==> flow/design.v <==
module spi_front (
    input clk,
    input spi_clk_in,
    input rst_n,
    output spi_clk_o,
    output spi_clk_t,
    output spi_mosi_o,
    output spi_mosi_t,
    input spi_miso_i,
    input [31:0] data_mosi,
    output [31:0] data_miso,
    input spi_begin,
    input spi_wide,
    output spi_busy
);
localparam SPI_STATE_IDLE = 0;
localparam SPI_STATE_ACTIVE = 1;
reg spi_state;
reg [4:0] spi_bit_ptr;
reg spi_clk_gate;
reg spi_busy_r;
reg [31:0]spi_tx_data;
reg [31:0]spi_rx_data;
reg [31:0]spi_rx_data_r;
assign spi_busy = spi_busy_r;
reg spi_clk_q;
wire spi_clk_fall = spi_clk_q & ~spi_clk_in;
wire spi_clk_rise = ~spi_clk_q & spi_clk_in;
always @(posedge clk or negedge rst_n) begin
    if(~rst_n) begin
        spi_clk_q <= 1'b0;
    end else begin
        spi_clk_q <= spi_clk_in;
    end
end
assign spi_clk_o = spi_clk_in & spi_clk_gate;
always @(posedge clk or negedge rst_n) begin
    if(~rst_n) begin
        spi_state <= SPI_STATE_IDLE;
        spi_bit_ptr <= 3'b0;
        spi_clk_gate <= 1'b0;
        spi_busy_r <= 1'b0;
        spi_tx_data <= 8'b0;
        spi_rx_data_r <= 32'b0;
    end else if(spi_clk_fall) begin
        case (spi_state)
            SPI_STATE_IDLE:begin
                if(spi_begin)begin
                    spi_state <= SPI_STATE_ACTIVE;
                    spi_bit_ptr <= {{2{spi_wide}},3'h7};
                    spi_clk_gate <= 1'b1;
                    spi_busy_r <= 1'b1;
                    spi_tx_data <= data_mosi;
                end
            end
            SPI_STATE_ACTIVE:begin
                if(~|spi_bit_ptr)begin
                    spi_state <= SPI_STATE_IDLE;
                    spi_bit_ptr <= 3'h0;
                    spi_clk_gate <= 1'b0;
                    spi_busy_r <= 1'b0;
                    spi_rx_data_r <= spi_rx_data;
                end else begin
                    spi_bit_ptr <= spi_bit_ptr - 3'b1;
                end
            end
            default: begin
                spi_state <= SPI_STATE_IDLE;
                spi_bit_ptr <= 3'b0;
                spi_clk_gate <= 1'b0;
                spi_busy_r <= 1'b0; 
            end
        endcase
    end
end
reg spi_mosi_r;
assign spi_mosi_o = spi_mosi_r;
always @(*) begin
    case (spi_bit_ptr)
        5'd1: spi_mosi_r = spi_tx_data[1];
        5'd2: spi_mosi_r = spi_tx_data[2];
        5'd3: spi_mosi_r = spi_tx_data[3];
        5'd4: spi_mosi_r = spi_tx_data[4];
        5'd5: spi_mosi_r = spi_tx_data[5];
        5'd6: spi_mosi_r = spi_tx_data[6];
        5'd7: spi_mosi_r = spi_tx_data[7];
        5'd8: spi_mosi_r = spi_tx_data[8];
        5'd9: spi_mosi_r = spi_tx_data[9];
        5'd10: spi_mosi_r = spi_tx_data[10];
        5'd11: spi_mosi_r = spi_tx_data[11];
        5'd12: spi_mosi_r = spi_tx_data[12];
        5'd13: spi_mosi_r = spi_tx_data[13];
        5'd14: spi_mosi_r = spi_tx_data[14];
        5'd15: spi_mosi_r = spi_tx_data[15];
        5'd16: spi_mosi_r = spi_tx_data[16];
        5'd17: spi_mosi_r = spi_tx_data[17];
        5'd18: spi_mosi_r = spi_tx_data[18];
        5'd19: spi_mosi_r = spi_tx_data[19];
        5'd20: spi_mosi_r = spi_tx_data[20];
        5'd21: spi_mosi_r = spi_tx_data[21];
        5'd22: spi_mosi_r = spi_tx_data[22];
        5'd23: spi_mosi_r = spi_tx_data[23];
        5'd24: spi_mosi_r = spi_tx_data[24];
        5'd25: spi_mosi_r = spi_tx_data[25];
        5'd26: spi_mosi_r = spi_tx_data[26];
        5'd27: spi_mosi_r = spi_tx_data[27];
        5'd28: spi_mosi_r = spi_tx_data[28];
        5'd29: spi_mosi_r = spi_tx_data[29];
        5'd30: spi_mosi_r = spi_tx_data[30];
        5'd31: spi_mosi_r = spi_tx_data[31];
        default: spi_mosi_r = spi_tx_data[0];
    endcase
end
assign data_miso = spi_rx_data_r;
always @(posedge clk or negedge rst_n) begin
    if(~rst_n) begin
        spi_rx_data <= 8'b0;
    end else if(spi_clk_rise && spi_busy_r) begin
        spi_rx_data <= {spi_rx_data[30:0],spi_miso_i};
    end else begin
        spi_rx_data <= spi_rx_data;
    end
end
endmodule
module spi_host #
	(
		parameter C_S_AXIS_TDATA_WIDTH = 32,
		parameter integer C_S_AXI_DATA_WIDTH	= 32,
		parameter integer C_S_AXI_ADDR_WIDTH	= 8,
		parameter integer SPI_CS_WIDTH	= 16
	) (
	input spi_clk_i,
	output spi_clk_o,
	output spi_clk_t,
	input spi_mosi_i,
	output spi_mosi_o,
	output spi_mosi_t,
	input spi_miso_i,
	output spi_miso_o,
	output spi_miso_t,
	input [SPI_CS_WIDTH - 1:0]spi_cs_i,
	output [SPI_CS_WIDTH - 1:0]spi_cs_o,
	output [SPI_CS_WIDTH - 1:0]spi_cs_t,
	input  s_axi_aclk,
	input  s_axi_aresetn,
	input [C_S_AXI_ADDR_WIDTH-1 : 0] s_axi_awaddr,
	input  s_axi_awvalid,
	output  s_axi_awready,
	input [C_S_AXI_DATA_WIDTH-1 : 0] s_axi_wdata,
	input  s_axi_wvalid,
	output  s_axi_wready,
	output [1 : 0] s_axi_bresp,
	output  s_axi_bvalid,
	input  s_axi_bready,
	input [C_S_AXI_ADDR_WIDTH-1 : 0] s_axi_araddr,
	input  s_axi_arvalid,
	output  s_axi_arready,
	output [C_S_AXI_DATA_WIDTH-1 : 0] s_axi_rdata,
	output [1 : 0] s_axi_rresp,
	output  s_axi_rvalid,
	input  s_axi_rready,
	output  s_axis_tready,
	input [C_S_AXIS_TDATA_WIDTH-1 : 0] s_axis_tdata,
	input  s_axis_tlast,
	input  s_axis_tvalid,
	input  m_axis_tready,
	output [C_S_AXIS_TDATA_WIDTH-1 : 0] m_axis_tdata,
	output  m_axis_tlast,
	output  m_axis_tvalid
);
localparam integer OP_STATUS_ADDR = 0;
localparam integer DATA_ACCESS_ADDR = 4;
localparam integer SPI_CS_W1C_ADDR = 8;
localparam integer SPI_CHIP_SEL_ADDR = 12;
localparam integer SPI_CS_W1S_ADDR = 16;
localparam integer SPI_CTL_ADDR = 20;
localparam integer SPI_CLK_SPCL_ADDR = 24;
localparam integer SPI_BURST_CNT_ADDR = 28;
wire rst_n;
assign rst_n = s_axi_aresetn;
reg [C_S_AXI_ADDR_WIDTH-1:0]awaddr_r;
wire aw_success;
assign aw_success = s_axi_awvalid & s_axi_awready;
reg [C_S_AXI_ADDR_WIDTH-1:0]araddr_r;
wire ar_success;
assign ar_success = s_axi_arvalid & s_axi_arready;
wire spi_state_is_idle;
assign spi_state_is_idle = (spi_control_state == AXI_SPI_STATE_IDLE);
always @(posedge s_axi_aclk or negedge rst_n ) begin
	if(~rst_n)begin
		awaddr_r <= 0;
	end else if(spi_state_is_idle && aw_success) begin
		awaddr_r <= s_axi_awaddr;
	end else begin
		awaddr_r <= awaddr_r;
	end
end
always @(posedge s_axi_aclk or negedge rst_n ) begin
	if(~rst_n)begin
		araddr_r <= 0;
	end else if(ar_success) begin
		araddr_r <= s_axi_araddr;
	end else begin
		araddr_r <= araddr_r;
	end
end
wire [C_S_AXI_ADDR_WIDTH-1:0]awaddr_active;
assign awaddr_active = aw_success ? s_axi_awaddr : awaddr_r;
wire [C_S_AXI_ADDR_WIDTH-1:0]araddr_active;
assign araddr_active = ar_success ? s_axi_araddr : araddr_r;
reg [1:0] axi_mm_if_state ;
reg ar_ready;
wire r_valid;
assign r_valid = ~ar_ready;
assign s_axi_arready = ar_ready;
assign s_axi_rvalid = r_valid & spi_state_is_idle;
always @(posedge s_axi_aclk or negedge rst_n) begin
	if(~rst_n)begin
		ar_ready <= 1'b1;
	end else if(s_axi_arready && s_axi_arvalid) begin
		ar_ready <= 1'b0;
	end else if(s_axi_rready && s_axi_rvalid) begin
		ar_ready <= 1'b1;
	end
end
assign s_axi_rresp = 2'b0;
assign s_axi_awready = spi_state_is_idle;
assign s_axi_wready = spi_state_is_idle;
assign w_ready = spi_state_is_idle;
assign s_axi_bresp = 2'b0;
reg b_valid;
assign s_axi_bvalid = b_valid;
assign s_axi_bvalid = b_valid;
always @(posedge s_axi_aclk or negedge rst_n) begin
	if(~rst_n)begin
		b_valid <= 1'b0;
	end else if(s_axi_wready && s_axi_wvalid && ~b_valid) begin
		b_valid <= 1'b1;
	end else if(s_axi_bready && b_valid) begin
		b_valid <= 1'b0;
	end
end
wire w_success;
assign w_success = s_axi_wvalid & s_axi_wready;
wire r_success;
assign r_success = s_axi_rvalid & s_axi_rready;
localparam AXI_SPI_STATE_IDLE = 5;
localparam AXI_SPI_STATE_MM_ARMED = 0;
localparam AXI_SPI_STATE_MM_ACTIVE = 1;
localparam AXI_SPI_STATE_S_ARMED = 2;
localparam AXI_SPI_STATE_S_ACTIVE = 3;
reg [2:0]spi_control_state ;
	wire spi_mode_stream;
reg [31:0]spi_tx_data;
reg [31:0]spi_strm_b_len;
	wire spi_strm_b_len_nz;
	assign spi_strm_b_len_nz = |spi_strm_b_len;
reg spi_front_begin;
	wire spi_front_wide;
	assign spi_front_wide = spi_control_state[1];
	wire spi_front_busy;
reg s_axis_tready_r;
reg s_axis_tlast_r;
reg m_axis_tvalid_r;
reg m_axis_tlast_r;
assign s_axis_tready = s_axis_tready_r;
assign m_axis_tvalid = m_axis_tvalid_r;
assign m_axis_tlast = m_axis_tlast_r;
always @(posedge s_axi_aclk or negedge rst_n) begin
	if(~rst_n)begin
		s_axis_tlast_r <= 1'b0;
	end else if (s_axis_tvalid && s_axis_tready) begin
		s_axis_tlast_r <= s_axis_tlast;
	end
end
always @(posedge s_axi_aclk or negedge rst_n) begin
	if(~rst_n)begin
		spi_control_state <= AXI_SPI_STATE_IDLE;
		spi_tx_data <= 32'h0;
		spi_strm_b_len <= 32'h0;
		spi_front_begin <= 1'b0;
		s_axis_tready_r <= 1'b0;
		m_axis_tvalid_r <= 1'b0;
		m_axis_tlast_r <= 1'b0;
	end else begin
		case (spi_control_state)
			AXI_SPI_STATE_IDLE : begin
				if (w_success && awaddr_active == DATA_ACCESS_ADDR) begin
					spi_control_state <= AXI_SPI_STATE_MM_ARMED;
					spi_tx_data <= s_axi_wdata;
					spi_front_begin <= 1'b1;
				end else if (w_success && awaddr_active == SPI_BURST_CNT_ADDR) begin
					spi_control_state <= AXI_SPI_STATE_S_ARMED;
					spi_strm_b_len <= s_axi_wdata;
					spi_front_begin <= spi_strm_s2mm;
					s_axis_tready_r <= 1'b1;
					m_axis_tvalid_r <= 1'b0;
					m_axis_tlast_r <= 1'b0;
				end else begin
					if(s_axis_tvalid & s_axis_tready) begin
						s_axis_tready_r <= 1'b0;
					end
					if(m_axis_tvalid & m_axis_tready)begin
						m_axis_tvalid_r <= 1'b0; 
						m_axis_tlast_r <= 1'b0;
					end
				end
			end
			AXI_SPI_STATE_MM_ARMED : begin
				if (spi_front_busy) begin
					spi_control_state <= AXI_SPI_STATE_MM_ACTIVE;
					spi_front_begin <= 1'b0;
				end
			end
			AXI_SPI_STATE_MM_ACTIVE : begin
				if (~spi_front_busy) begin
					spi_control_state <= AXI_SPI_STATE_IDLE;
				end
			end
			AXI_SPI_STATE_S_ARMED : begin
				if (spi_front_busy) begin
					spi_control_state <= AXI_SPI_STATE_S_ACTIVE;
					spi_strm_b_len <= spi_strm_b_len - 32'b1;
					spi_front_begin <= 1'b0;
				end else if(s_axis_tvalid & s_axis_tready) begin
					spi_front_begin <= 1'b1;
					spi_tx_data <= stream_word_odrered;
					s_axis_tready_r <= 1'b0;
					m_axis_tvalid_r <= 1'b0;
				end else if(m_axis_tvalid & m_axis_tready)begin
					spi_front_begin <= 1'b1;
					s_axis_tready_r <= 1'b0;
					m_axis_tvalid_r <= 1'b0;
				end
			end
			AXI_SPI_STATE_S_ACTIVE : begin
				if (~spi_front_busy && spi_strm_b_len_nz) begin
					if(s_axis_tlast_r && ~spi_strm_s2mm) begin
						spi_control_state <= AXI_SPI_STATE_IDLE;
						spi_strm_b_len <= 32'h0;
						s_axis_tready_r <= 1'b1;
						m_axis_tvalid_r <= spi_strm_s2mm;
						m_axis_tlast_r <= spi_strm_s2mm;
					end else begin
						spi_control_state <= AXI_SPI_STATE_S_ARMED;
						s_axis_tready_r <= 1'b1;
						m_axis_tvalid_r <= spi_strm_s2mm;
					end
				end else if (~spi_front_busy && ~spi_strm_b_len_nz) begin
					spi_control_state <= AXI_SPI_STATE_IDLE;
					spi_strm_b_len <= 32'h0;
					s_axis_tready_r <= 1'b1;
					m_axis_tvalid_r <= spi_strm_s2mm;
					m_axis_tlast_r <= spi_strm_s2mm;
				end
			end 
			default: begin
				spi_control_state <= AXI_SPI_STATE_IDLE;
				spi_tx_data <= 32'h0;
				spi_strm_b_len <= 32'h0;
				spi_front_begin <= 1'b0;
				s_axis_tready_r <= 1'b0;
				m_axis_tvalid_r <= 1'b0;
				m_axis_tlast_r <= 1'b0;
			end
		endcase
	end
end
reg [15:0]spi_ctl_reg;
	always @(posedge s_axi_aclk or negedge rst_n) begin
		if(~rst_n)begin
			spi_ctl_reg <= 0;
		end else if(w_success && awaddr_active == SPI_CTL_ADDR && spi_state_is_idle)begin
			spi_ctl_reg <= s_axi_wdata[15:0];
		end else begin
			spi_ctl_reg <= spi_ctl_reg;
		end
	end
wire spi_strm_s2mm;
assign spi_strm_s2mm = spi_ctl_reg[15];
wire [4:0]stream_byte_order;
assign stream_byte_order = spi_ctl_reg[4:0];
localparam STREAM_BYTE_ORDER_0123 = 5'd0;
localparam STREAM_BYTE_ORDER_0132 = 5'd1;
localparam STREAM_BYTE_ORDER_0213 = 5'd2;
localparam STREAM_BYTE_ORDER_0231 = 5'd3;
localparam STREAM_BYTE_ORDER_0312 = 5'd4;
localparam STREAM_BYTE_ORDER_0321 = 5'd5;
localparam STREAM_BYTE_ORDER_1023 = 5'd6;
localparam STREAM_BYTE_ORDER_1032 = 5'd7;
localparam STREAM_BYTE_ORDER_1203 = 5'd8;
localparam STREAM_BYTE_ORDER_1230 = 5'd9;
localparam STREAM_BYTE_ORDER_1302 = 5'd10;
localparam STREAM_BYTE_ORDER_1320 = 5'd11;
localparam STREAM_BYTE_ORDER_2013 = 5'd12;
localparam STREAM_BYTE_ORDER_2031 = 5'd13;
localparam STREAM_BYTE_ORDER_2103 = 5'd14;
localparam STREAM_BYTE_ORDER_2130 = 5'd15;
localparam STREAM_BYTE_ORDER_2301 = 5'd16;
localparam STREAM_BYTE_ORDER_2310 = 5'd17;
localparam STREAM_BYTE_ORDER_3012 = 5'd18;
localparam STREAM_BYTE_ORDER_3021 = 5'd19;
localparam STREAM_BYTE_ORDER_3102 = 5'd20;
localparam STREAM_BYTE_ORDER_3120 = 5'd21;
localparam STREAM_BYTE_ORDER_3201 = 5'd22;
localparam STREAM_BYTE_ORDER_3210 = 5'd23;
reg [31:0] stream_word_odrered;
always @ (*)begin
	case (stream_byte_order)
		STREAM_BYTE_ORDER_0123 : stream_word_odrered = {s_axis_tdata[7:0], s_axis_tdata[15:8], s_axis_tdata[23:16], s_axis_tdata[31:24]};
		STREAM_BYTE_ORDER_0132 : stream_word_odrered = {s_axis_tdata[7:0], s_axis_tdata[15:8], s_axis_tdata[31:24], s_axis_tdata[23:16]};
		STREAM_BYTE_ORDER_0213 : stream_word_odrered = {s_axis_tdata[7:0], s_axis_tdata[23:16], s_axis_tdata[15:8], s_axis_tdata[31:24]};
		STREAM_BYTE_ORDER_0231 : stream_word_odrered = {s_axis_tdata[7:0], s_axis_tdata[23:16], s_axis_tdata[31:24], s_axis_tdata[15:8]};
		STREAM_BYTE_ORDER_0312 : stream_word_odrered = {s_axis_tdata[7:0], s_axis_tdata[31:24], s_axis_tdata[15:8], s_axis_tdata[23:16]};
		STREAM_BYTE_ORDER_0321 : stream_word_odrered = {s_axis_tdata[7:0], s_axis_tdata[31:24], s_axis_tdata[23:16], s_axis_tdata[15:8]};
		STREAM_BYTE_ORDER_1023 : stream_word_odrered = {s_axis_tdata[15:8], s_axis_tdata[7:0], s_axis_tdata[23:16], s_axis_tdata[31:24]};
		STREAM_BYTE_ORDER_1032 : stream_word_odrered = {s_axis_tdata[15:8], s_axis_tdata[7:0], s_axis_tdata[31:24], s_axis_tdata[23:16]};
		STREAM_BYTE_ORDER_1203 : stream_word_odrered = {s_axis_tdata[15:8], s_axis_tdata[23:16], s_axis_tdata[7:0], s_axis_tdata[31:24]};
		STREAM_BYTE_ORDER_1230 : stream_word_odrered = {s_axis_tdata[15:8], s_axis_tdata[23:16], s_axis_tdata[31:24], s_axis_tdata[7:0]};
		STREAM_BYTE_ORDER_1302 : stream_word_odrered = {s_axis_tdata[15:8], s_axis_tdata[31:24], s_axis_tdata[7:0], s_axis_tdata[23:16]};
		STREAM_BYTE_ORDER_1320 : stream_word_odrered = {s_axis_tdata[15:8], s_axis_tdata[31:24], s_axis_tdata[23:16], s_axis_tdata[7:0]};
		STREAM_BYTE_ORDER_2013 : stream_word_odrered = {s_axis_tdata[23:16], s_axis_tdata[7:0], s_axis_tdata[15:8], s_axis_tdata[31:24]};
		STREAM_BYTE_ORDER_2031 : stream_word_odrered = {s_axis_tdata[23:16], s_axis_tdata[7:0], s_axis_tdata[31:24], s_axis_tdata[15:8]};
		STREAM_BYTE_ORDER_2103 : stream_word_odrered = {s_axis_tdata[23:16], s_axis_tdata[15:8], s_axis_tdata[7:0], s_axis_tdata[31:24]};
		STREAM_BYTE_ORDER_2130 : stream_word_odrered = {s_axis_tdata[23:16], s_axis_tdata[15:8], s_axis_tdata[31:24], s_axis_tdata[7:0]};
		STREAM_BYTE_ORDER_2301 : stream_word_odrered = {s_axis_tdata[23:16], s_axis_tdata[31:24], s_axis_tdata[7:0], s_axis_tdata[15:8]};
		STREAM_BYTE_ORDER_2310 : stream_word_odrered = {s_axis_tdata[23:16], s_axis_tdata[31:24], s_axis_tdata[15:8], s_axis_tdata[7:0]};
		STREAM_BYTE_ORDER_3012 : stream_word_odrered = {s_axis_tdata[31:24], s_axis_tdata[7:0], s_axis_tdata[15:8], s_axis_tdata[23:16]};
		STREAM_BYTE_ORDER_3021 : stream_word_odrered = {s_axis_tdata[31:24], s_axis_tdata[7:0], s_axis_tdata[23:16], s_axis_tdata[15:8]};
		STREAM_BYTE_ORDER_3102 : stream_word_odrered = {s_axis_tdata[31:24], s_axis_tdata[15:8], s_axis_tdata[7:0], s_axis_tdata[23:16]};
		STREAM_BYTE_ORDER_3120 : stream_word_odrered = {s_axis_tdata[31:24], s_axis_tdata[15:8], s_axis_tdata[23:16], s_axis_tdata[7:0]};
		STREAM_BYTE_ORDER_3201 : stream_word_odrered = {s_axis_tdata[31:24], s_axis_tdata[23:16], s_axis_tdata[7:0], s_axis_tdata[15:8]};
		STREAM_BYTE_ORDER_3210 : stream_word_odrered = {s_axis_tdata[31:24], s_axis_tdata[23:16], s_axis_tdata[15:8], s_axis_tdata[7:0]};
		default: stream_word_odrered = {s_axis_tdata[7:0], s_axis_tdata[15:8], s_axis_tdata[23:16], s_axis_tdata[31:24]};
	endcase
end
	reg [15:0]spi_clk_pscl;
	reg [3:0]spi_clk_pscl_sel;
	reg spi_clk_gen;
	always @(posedge s_axi_aclk or negedge rst_n) begin
		if(~rst_n)begin
			spi_clk_pscl_sel <= 1;
		end else if(w_success && awaddr_active == SPI_CLK_SPCL_ADDR && spi_state_is_idle)begin
			spi_clk_pscl_sel <= s_axi_wdata[3:0];
		end else begin
			spi_clk_pscl_sel <= spi_clk_pscl_sel;
		end
	end
	always @(*)begin
		case(spi_clk_pscl_sel)
		4'h0: spi_clk_gen = 1'b0;
		4'h1: spi_clk_gen = spi_clk_pscl[0];
		4'h2: spi_clk_gen = spi_clk_pscl[1];
		4'h3: spi_clk_gen = spi_clk_pscl[2];
		4'h4: spi_clk_gen = spi_clk_pscl[3];
		4'h5: spi_clk_gen = spi_clk_pscl[4];
		4'h6: spi_clk_gen = spi_clk_pscl[5];
		4'h7: spi_clk_gen = spi_clk_pscl[6];
		4'h8: spi_clk_gen = spi_clk_pscl[7];
		4'h9: spi_clk_gen = spi_clk_pscl[8];
		4'hA: spi_clk_gen = spi_clk_pscl[9];
		4'hB: spi_clk_gen = spi_clk_pscl[10];
		4'hC: spi_clk_gen = spi_clk_pscl[11];
		4'hD: spi_clk_gen = spi_clk_pscl[12];
		4'hE: spi_clk_gen = spi_clk_pscl[13];
		4'hF: spi_clk_gen = spi_clk_pscl[14];
		default: spi_clk_gen = spi_clk_pscl[15];
		endcase
	end
	always @(posedge s_axi_aclk or negedge rst_n) begin
		if(~rst_n)begin
			spi_clk_pscl <= 16'b0;
		end else begin
			spi_clk_pscl <= spi_clk_pscl + 1;
		end
	end
	reg [SPI_CS_WIDTH-1:0]chip_sel_r;
	always @(posedge s_axi_aclk or negedge rst_n) begin
		if(~rst_n)begin
			chip_sel_r <= 16'hFFFF;
		end else if(w_success && awaddr_active == SPI_CHIP_SEL_ADDR && spi_state_is_idle)begin
			chip_sel_r <= s_axi_wdata[SPI_CS_WIDTH-1:0];
		end else if(w_success && awaddr_active == SPI_CS_W1C_ADDR && spi_state_is_idle)begin
			chip_sel_r <= chip_sel_r & ~s_axi_wdata[SPI_CS_WIDTH-1:0];
		end else if(w_success && awaddr_active == SPI_CS_W1S_ADDR && spi_state_is_idle)begin
			chip_sel_r <= chip_sel_r | s_axi_wdata[SPI_CS_WIDTH-1:0];
		end else begin
			chip_sel_r <= chip_sel_r;
		end
	end
	assign spi_cs_o = chip_sel_r;
wire [31:0]spi_front_tx_data;
assign spi_front_tx_data = spi_tx_data | {32{spi_strm_s2mm}};
wire [31:0]spi_front_rx_data;
assign m_axis_tdata = {spi_front_rx_data[7:0],spi_front_rx_data[15:8],spi_front_rx_data[23:16],spi_front_rx_data[31:24]};
spi_front front(
    .clk(s_axi_aclk),
    .spi_clk_in(spi_clk_gen),
    .rst_n(rst_n),
    .spi_clk_o(spi_clk_o),
    .spi_mosi_o(spi_mosi_o),
    .spi_miso_i(spi_miso_i),
    .data_mosi(spi_front_tx_data),
    .data_miso(spi_front_rx_data),
    .spi_begin(spi_front_begin),
    .spi_wide(spi_front_wide),
    .spi_busy(spi_front_busy)
);
assign spi_clk_t = 1'b0; 
assign spi_mosi_t = 1'b0; 
assign spi_miso_t = 1'b1; 
assign spi_miso_o = 1'b1; 
assign spi_cs_t = 16'b0; 
reg [C_S_AXI_DATA_WIDTH-1:0]s_axi_rdata_r;
assign s_axi_rdata = s_axi_rdata_r;
	always @(*) begin
		case (araddr_active)
			DATA_ACCESS_ADDR : s_axi_rdata_r = spi_front_rx_data ; 	 
			SPI_CHIP_SEL_ADDR : s_axi_rdata_r = {16'h0,chip_sel_r} ;		 
			OP_STATUS_ADDR : s_axi_rdata_r = {31'h000,spi_front_busy} ;	 
			SPI_CLK_SPCL_ADDR : s_axi_rdata_r = {20'h000,spi_clk_pscl_sel};  
			SPI_CTL_ADDR : s_axi_rdata_r = {16'h000,spi_ctl_reg};  
			default: s_axi_rdata_r = 32'h67676767;
		endcase
	end
endmodule
# Step by step through the tools: spi_host
# The steps from the RTL of spi_host to its reports follow in flow order.
# Line numbers count from 1 in the design file above.
# Operators carry their Yosys type and port widths (W data, S select, Z words).
# Cell names lack the library's common part.
# The mark - stands for no value.
[setup]
top = "spi_host"
clk_port = "s_axi_aclk"
lib = "sky130hd"
corner = "tt_025C_1v80"

# Elaborated design
# Source: Yosys, flattened and elaborated, memories not mapped. Widths are those after wreduce. Registers that Yosys merges into a memory's read port (data or address) are not register bits. Print and check cells do not count. Equal cells are merged and count once.
[bits]
ff_bits = 246
latchBits = 0
mem_bits_rw = 0
mem_bits_ro = 0
clocked_rd_ports_x_width = 0
mem_count = 0
input_bits = 109
output_inout_bits = 114
word_cells = 270
[classes]
n_addsub = 3
n_mul = 0
div = 0
cmp = 0
n_eq = 101
n_shift = 0
n_mux = 71
bitwise = 26
reduce_logical = 46
[op_table]
columns = ["op", "n"]
rows = [
  ["$pmux W32 S23", 1],
  ["$mux W32", 9],
  ["$pmux W32 S5", 1],
  ["$pmux W32 S4", 1],
  ["$eq A5 B5 Y1 const B", 24],
  ["$pmux W32 S3", 1],
  ["$eq A5 B4 Y1 const B", 16],
  ["$eq A8 B5 Y1 const B", 6],
  ["$mux W16", 3],
  ["$eq A5 B3 Y1 const B", 8],
  ["$mux W1", 33],
  ["$sub A32 B1 Y32 const B", 1],
  ["$or A32 B32 Y32", 1],
  ["$reduce_or A32 Y1", 1],
  ["$eq A4 B4 Y1 const B", 8],
  ["$pmux W1 S31", 1],
  ["$eq A8 B4 Y1 const B", 3],
  ["$mux W3", 8],
  ["$logic_and A1 B1 Y1", 23],
  ["$eq A5 B2 Y1 const B", 4],
  ["$ne A3 B3 Y1 const B", 6],
  ["$add A16 B1 Y16 const B", 1],
  ["$and A16 B16 Y16", 1],
  ["$or A16 B16 Y16", 1],
  ["$not A16 Y16", 1],
  ["$ne A2 B2 Y1 const B", 8],
  ["$eq A4 B3 Y1 const B", 4],
  ["$eq A8 B3 Y1 const B", 2],
]
# Other operator kinds: 32; their cells: 70.

# Longest topological paths
# Longest topological path by Yosys (ltp), each cell counted once; first at word level (registers and memories cut), then after technology mapping (sequential cells cut; the memories' decode and read muxes count).
[depth]
depth_word = 9
ABC_AREA = 0
depth_mapped = 11
mapped_depth_nobuf = 8

# Synthesis result
# Yosys stat after the flow's synthesis: flattened, memories mapped to cells. It holds for the ABC_AREA given above (unset counts as 0); a run with the other value may have another netlist.
[mapped]
mapped_cells = 1459
mapped_area_um2 = 13658.1
sequential_area_um2 = 6155.9
ff_cells = 245
buf_cells = 128
[types]
columns = ["cell_type", "n", "type_area_um2"]
rows = [
  ["dfrtp_1", 225, 5630.4],
  ["mux2_2", 99, 1.11E+03],
  ["a21oi_1", 134, 670.643],
  ["nor2_1", 166, 623.098],
  ["nand2_1", 144, 540.518],
  ["dfstp_2", 20, 525.504],
  ["a22o_1", 47, 411.645],
  ["o21ai_0", 63, 315.302],
  ["a222oi_1", 26, 260.25],
  ["a22oi_1", 31, 232.723],
  ["clkbuf_1", 61, 228.97],
  ["buf_4", 30, 225.216],
  ["o21ai_1", 40, 200.192],
  ["nand3_1", 33, 165.158],
  ["a31oi_1", 24, 150.144],
  ["mux2i_1", 15, 150.144],
  ["a221o_1", 12, 120.115],
  ["nor3_1", 24, 120.115],
]
# Not listed: further types 56, cells in them 265.
# The figures by module come from a second, unflattened synthesis with its own total; it is not the netlist above.
[unflattened]
hier_cells = 1457
area_unflattened_um2 = 14000.9
# Rows give one instance, submodules left out.
[by_module]
columns = ["mod", "n_inst", "cells", "area_um2", "seq_area_um2"]
rows = [
  ["spi_host", 1, 1114, 9416.5, 3553.4],
  ["spi_front", 1, 343, 4584.4, 2602.5],
]

# Timing after synthesis
# OpenSTA on the mapped netlist: ideal clock, no wires. The path of least setup slack (recovery checks aside). Input and output delay are each 20% of the period. Register names are those of the netlist, which keeps one name where synthesis merged equal registers.
[synth_timing]
path_kind = "input to output"
from = "input s_axi_arvalid"
to = "output s_axi_rdata[16]"
tclk_ns = 10.0
input_delay_ns = 2.000
out_delay_ns = 2.000
t_first_pin_ns = 2.000
t_arrival_ns = 3.887
required_ns = 8.000
path_slack_ns = 4.113
delay_ns = 1.887
driving_pins = 8
path_buffers = 1
period_less_setup_slack_ns = 5.887
# "delay_ns" is the arrival time less input delay plus setup time.
# A path that ends at an output port has no setup time.
# "driving_pins" counts driving pins, that of a launching flip-flop among them; a cell with two outputs on the path counts twice.
# "period_less_setup_slack_ns" = period - worst setup slack (recovery checks aside). The figure is calculated, with input and output delays left at 20% of the set period.
# Between the ends stands the longest chain of elaborated cells between them, by number of cells; it is not shown to be the way that was timed. Of several equally long chains one is given.
# A line is the first line of the expression or statement that the cell stems from. Yosys adds cells for indexed reads and writes and turns some case tables into memories.
[synth_via]
path_cell_list = "nand2_1 mux2i_1 inv_1 nor2_1 nor3_1 a211oi_1 buf_2 nand2_1"
elab_chain_cells = 4
cells_between = 8
classes_between = "eq/ne: 4; mux: 2; logic: 1; reduce/logical: 1"
[synth_rtl]
columns = ["item", "line", "rtl"]
rows = [
  ["from (decl)", 156, "input s_axi_arvalid,"],
  ["$and A1 B1 Y1", 186, "assign ar_success = s_axi_arvalid & s_axi_arready;"],
  ["$mux W8", 210, "assign araddr_active = ar_success ? s_axi_araddr : araddr_r;"],
  ["$eq A8 B5 Y1", 517, "case (araddr_active)"],
  ["$pmux W32 S5", 517, ""],
  ["to (decl)", 158, "output [C_S_AXI_DATA_WIDTH-1 : 0] s_axi_rdata,"],
]

# Worst path after layout
# Path of least setup slack in the final report of run A (OpenROAD, finished layout, wires in). Where an end is a register, its clock arrival counts in the times.
[layout_timing]
path_kind = "input to output"
from = "input s_axi_arvalid"
to = "output s_axi_rdata[14]"
tclk_ns = 11.4
input_delay_ns = 2.28
out_delay_ns = 2.28
t_first_pin_ns = 2.28
t_arrival_ns = 5.84
required_ns = 9.12
path_slack_ns = 3.28
driving_pins = 10
path_buffers = 3
# Between the ends stands the longest chain of elaborated cells between them, by number of cells; it is not shown to be the way that was timed. Of several equally long chains one is given.
[layout_via]
path_cell_list = "clkdlybuf4s50_1 nand2_1 mux2i_1 inv_1 nor2_1 nor3_1 a211oi_2 buf_4 o21ai_0 clkdlybuf4s50_1"
elab_chain_cells = 4
cells_between = 8
classes_between = "eq/ne: 4; mux: 2; logic: 1; reduce/logical: 1"
[layout_rtl]
columns = ["item", "line", "rtl"]
rows = [
  ["from (decl)", 156, "input s_axi_arvalid,"],
  ["$and A1 B1 Y1", 186, "assign ar_success = s_axi_arvalid & s_axi_arready;"],
  ["$mux W8", 210, "assign araddr_active = ar_success ? s_axi_araddr : araddr_r;"],
  ["$eq A8 B5 Y1", 517, "case (araddr_active)"],
  ["$pmux W32 S5", 517, ""],
  ["to (decl)", 158, "output [C_S_AXI_DATA_WIDTH-1 : 0] s_axi_rdata,"],
]

# spi_host through Yosys and OpenROAD on sky130hd: 3 stored runs, unordered, with their settings and measured results. The constraints put input and output delay at 20% of the set period each and load the outputs with 0.01 pF.
# "achievedPeriod_ns" is the run's clock period less its worst setup slack. It is reckoned from that one timing run; input and output delays stay at 20% of the period that was set.
# By "critical_path_time_ns" is meant the share of the clock period that the worst setup path is allowed (20% is reserved at inputs, 20% at outputs), minus its slack. Clock arrival times at its registers enter into it.
# By "final_power_mw" is meant OpenSTA's value without simulated activity: inputs other than the clock are taken to toggle once in ten clock periods, and the tool carries that through the logic.

[[run]]
name = "run A"
[run.settings]
CORE_UTILIZATION = 42
CTS_CLUSTER_SIZE = 27
GPL_ROUTABILITY_DRIVEN = 1
MAX_ROUTING_LAYER = "met4"
PLACE_DENSITY_LB_ADDON = 0.09
SETUP_SLACK_MARGIN = 1.19
period_ns = 11.4
CAP_MARGIN = 20
CORE_MARGIN = 2
SLEW_MARGIN = 20
[run.results]
die_area_um2 = 33977.5
finalCellArea_um2 = 16619.7
synthesis_area_um2 = 13658.1
post_route_util_pct = 51.5
achievedPeriod_ns = 8.122
final_hold_ws_ns = 0.480
fin_tns_ns = 0.000
critical_path_time_ns = 3.56
critical_path_type = "input to output"
final_power_mw = 3.522
timing.setup.ws_ns = 3.278

[[run]]
name = "run B"
[run.settings]
CELL_PAD_IN_SITES_GLOBAL_PLACEMENT = 3
CORE_MARGIN = 5
CORE_UTILIZATION = 56
MAX_ROUTING_LAYER = "met4"
PLACE_DENSITY_LB_ADDON = 0.29
SETUP_SLACK_MARGIN = 0.81
SLEW_MARGIN = 15
period_ns = 6.4
CAP_MARGIN = 20
[run.results]
outcome = "no results, placement failed with FLW-0024"

[[run]]
name = "run C"
[run.settings]
CAP_MARGIN = 35
CELL_PAD_IN_SITES_DETAIL_PLACEMENT = 2
CORE_UTILIZATION = 40
HOLD_SLACK_MARGIN = 0.08
PLACE_DENSITY = 0.6
SLEW_MARGIN = 25
TNS_END_PERCENT = 85
period_ns = 10.0
CORE_MARGIN = 2
[run.results]
die_area_um2 = 35639.8
finalCellArea_um2 = 16827.4
synthesis_area_um2 = 13658.1
post_route_util_pct = 50.1
achievedPeriod_ns = 8.045
final_hold_ws_ns = 0.490
fin_tns_ns = 0.000
critical_path_time_ns = 4.04
critical_path_type = "input to output"
final_power_mw = 4.565
timing.setup.ws_ns = 1.955
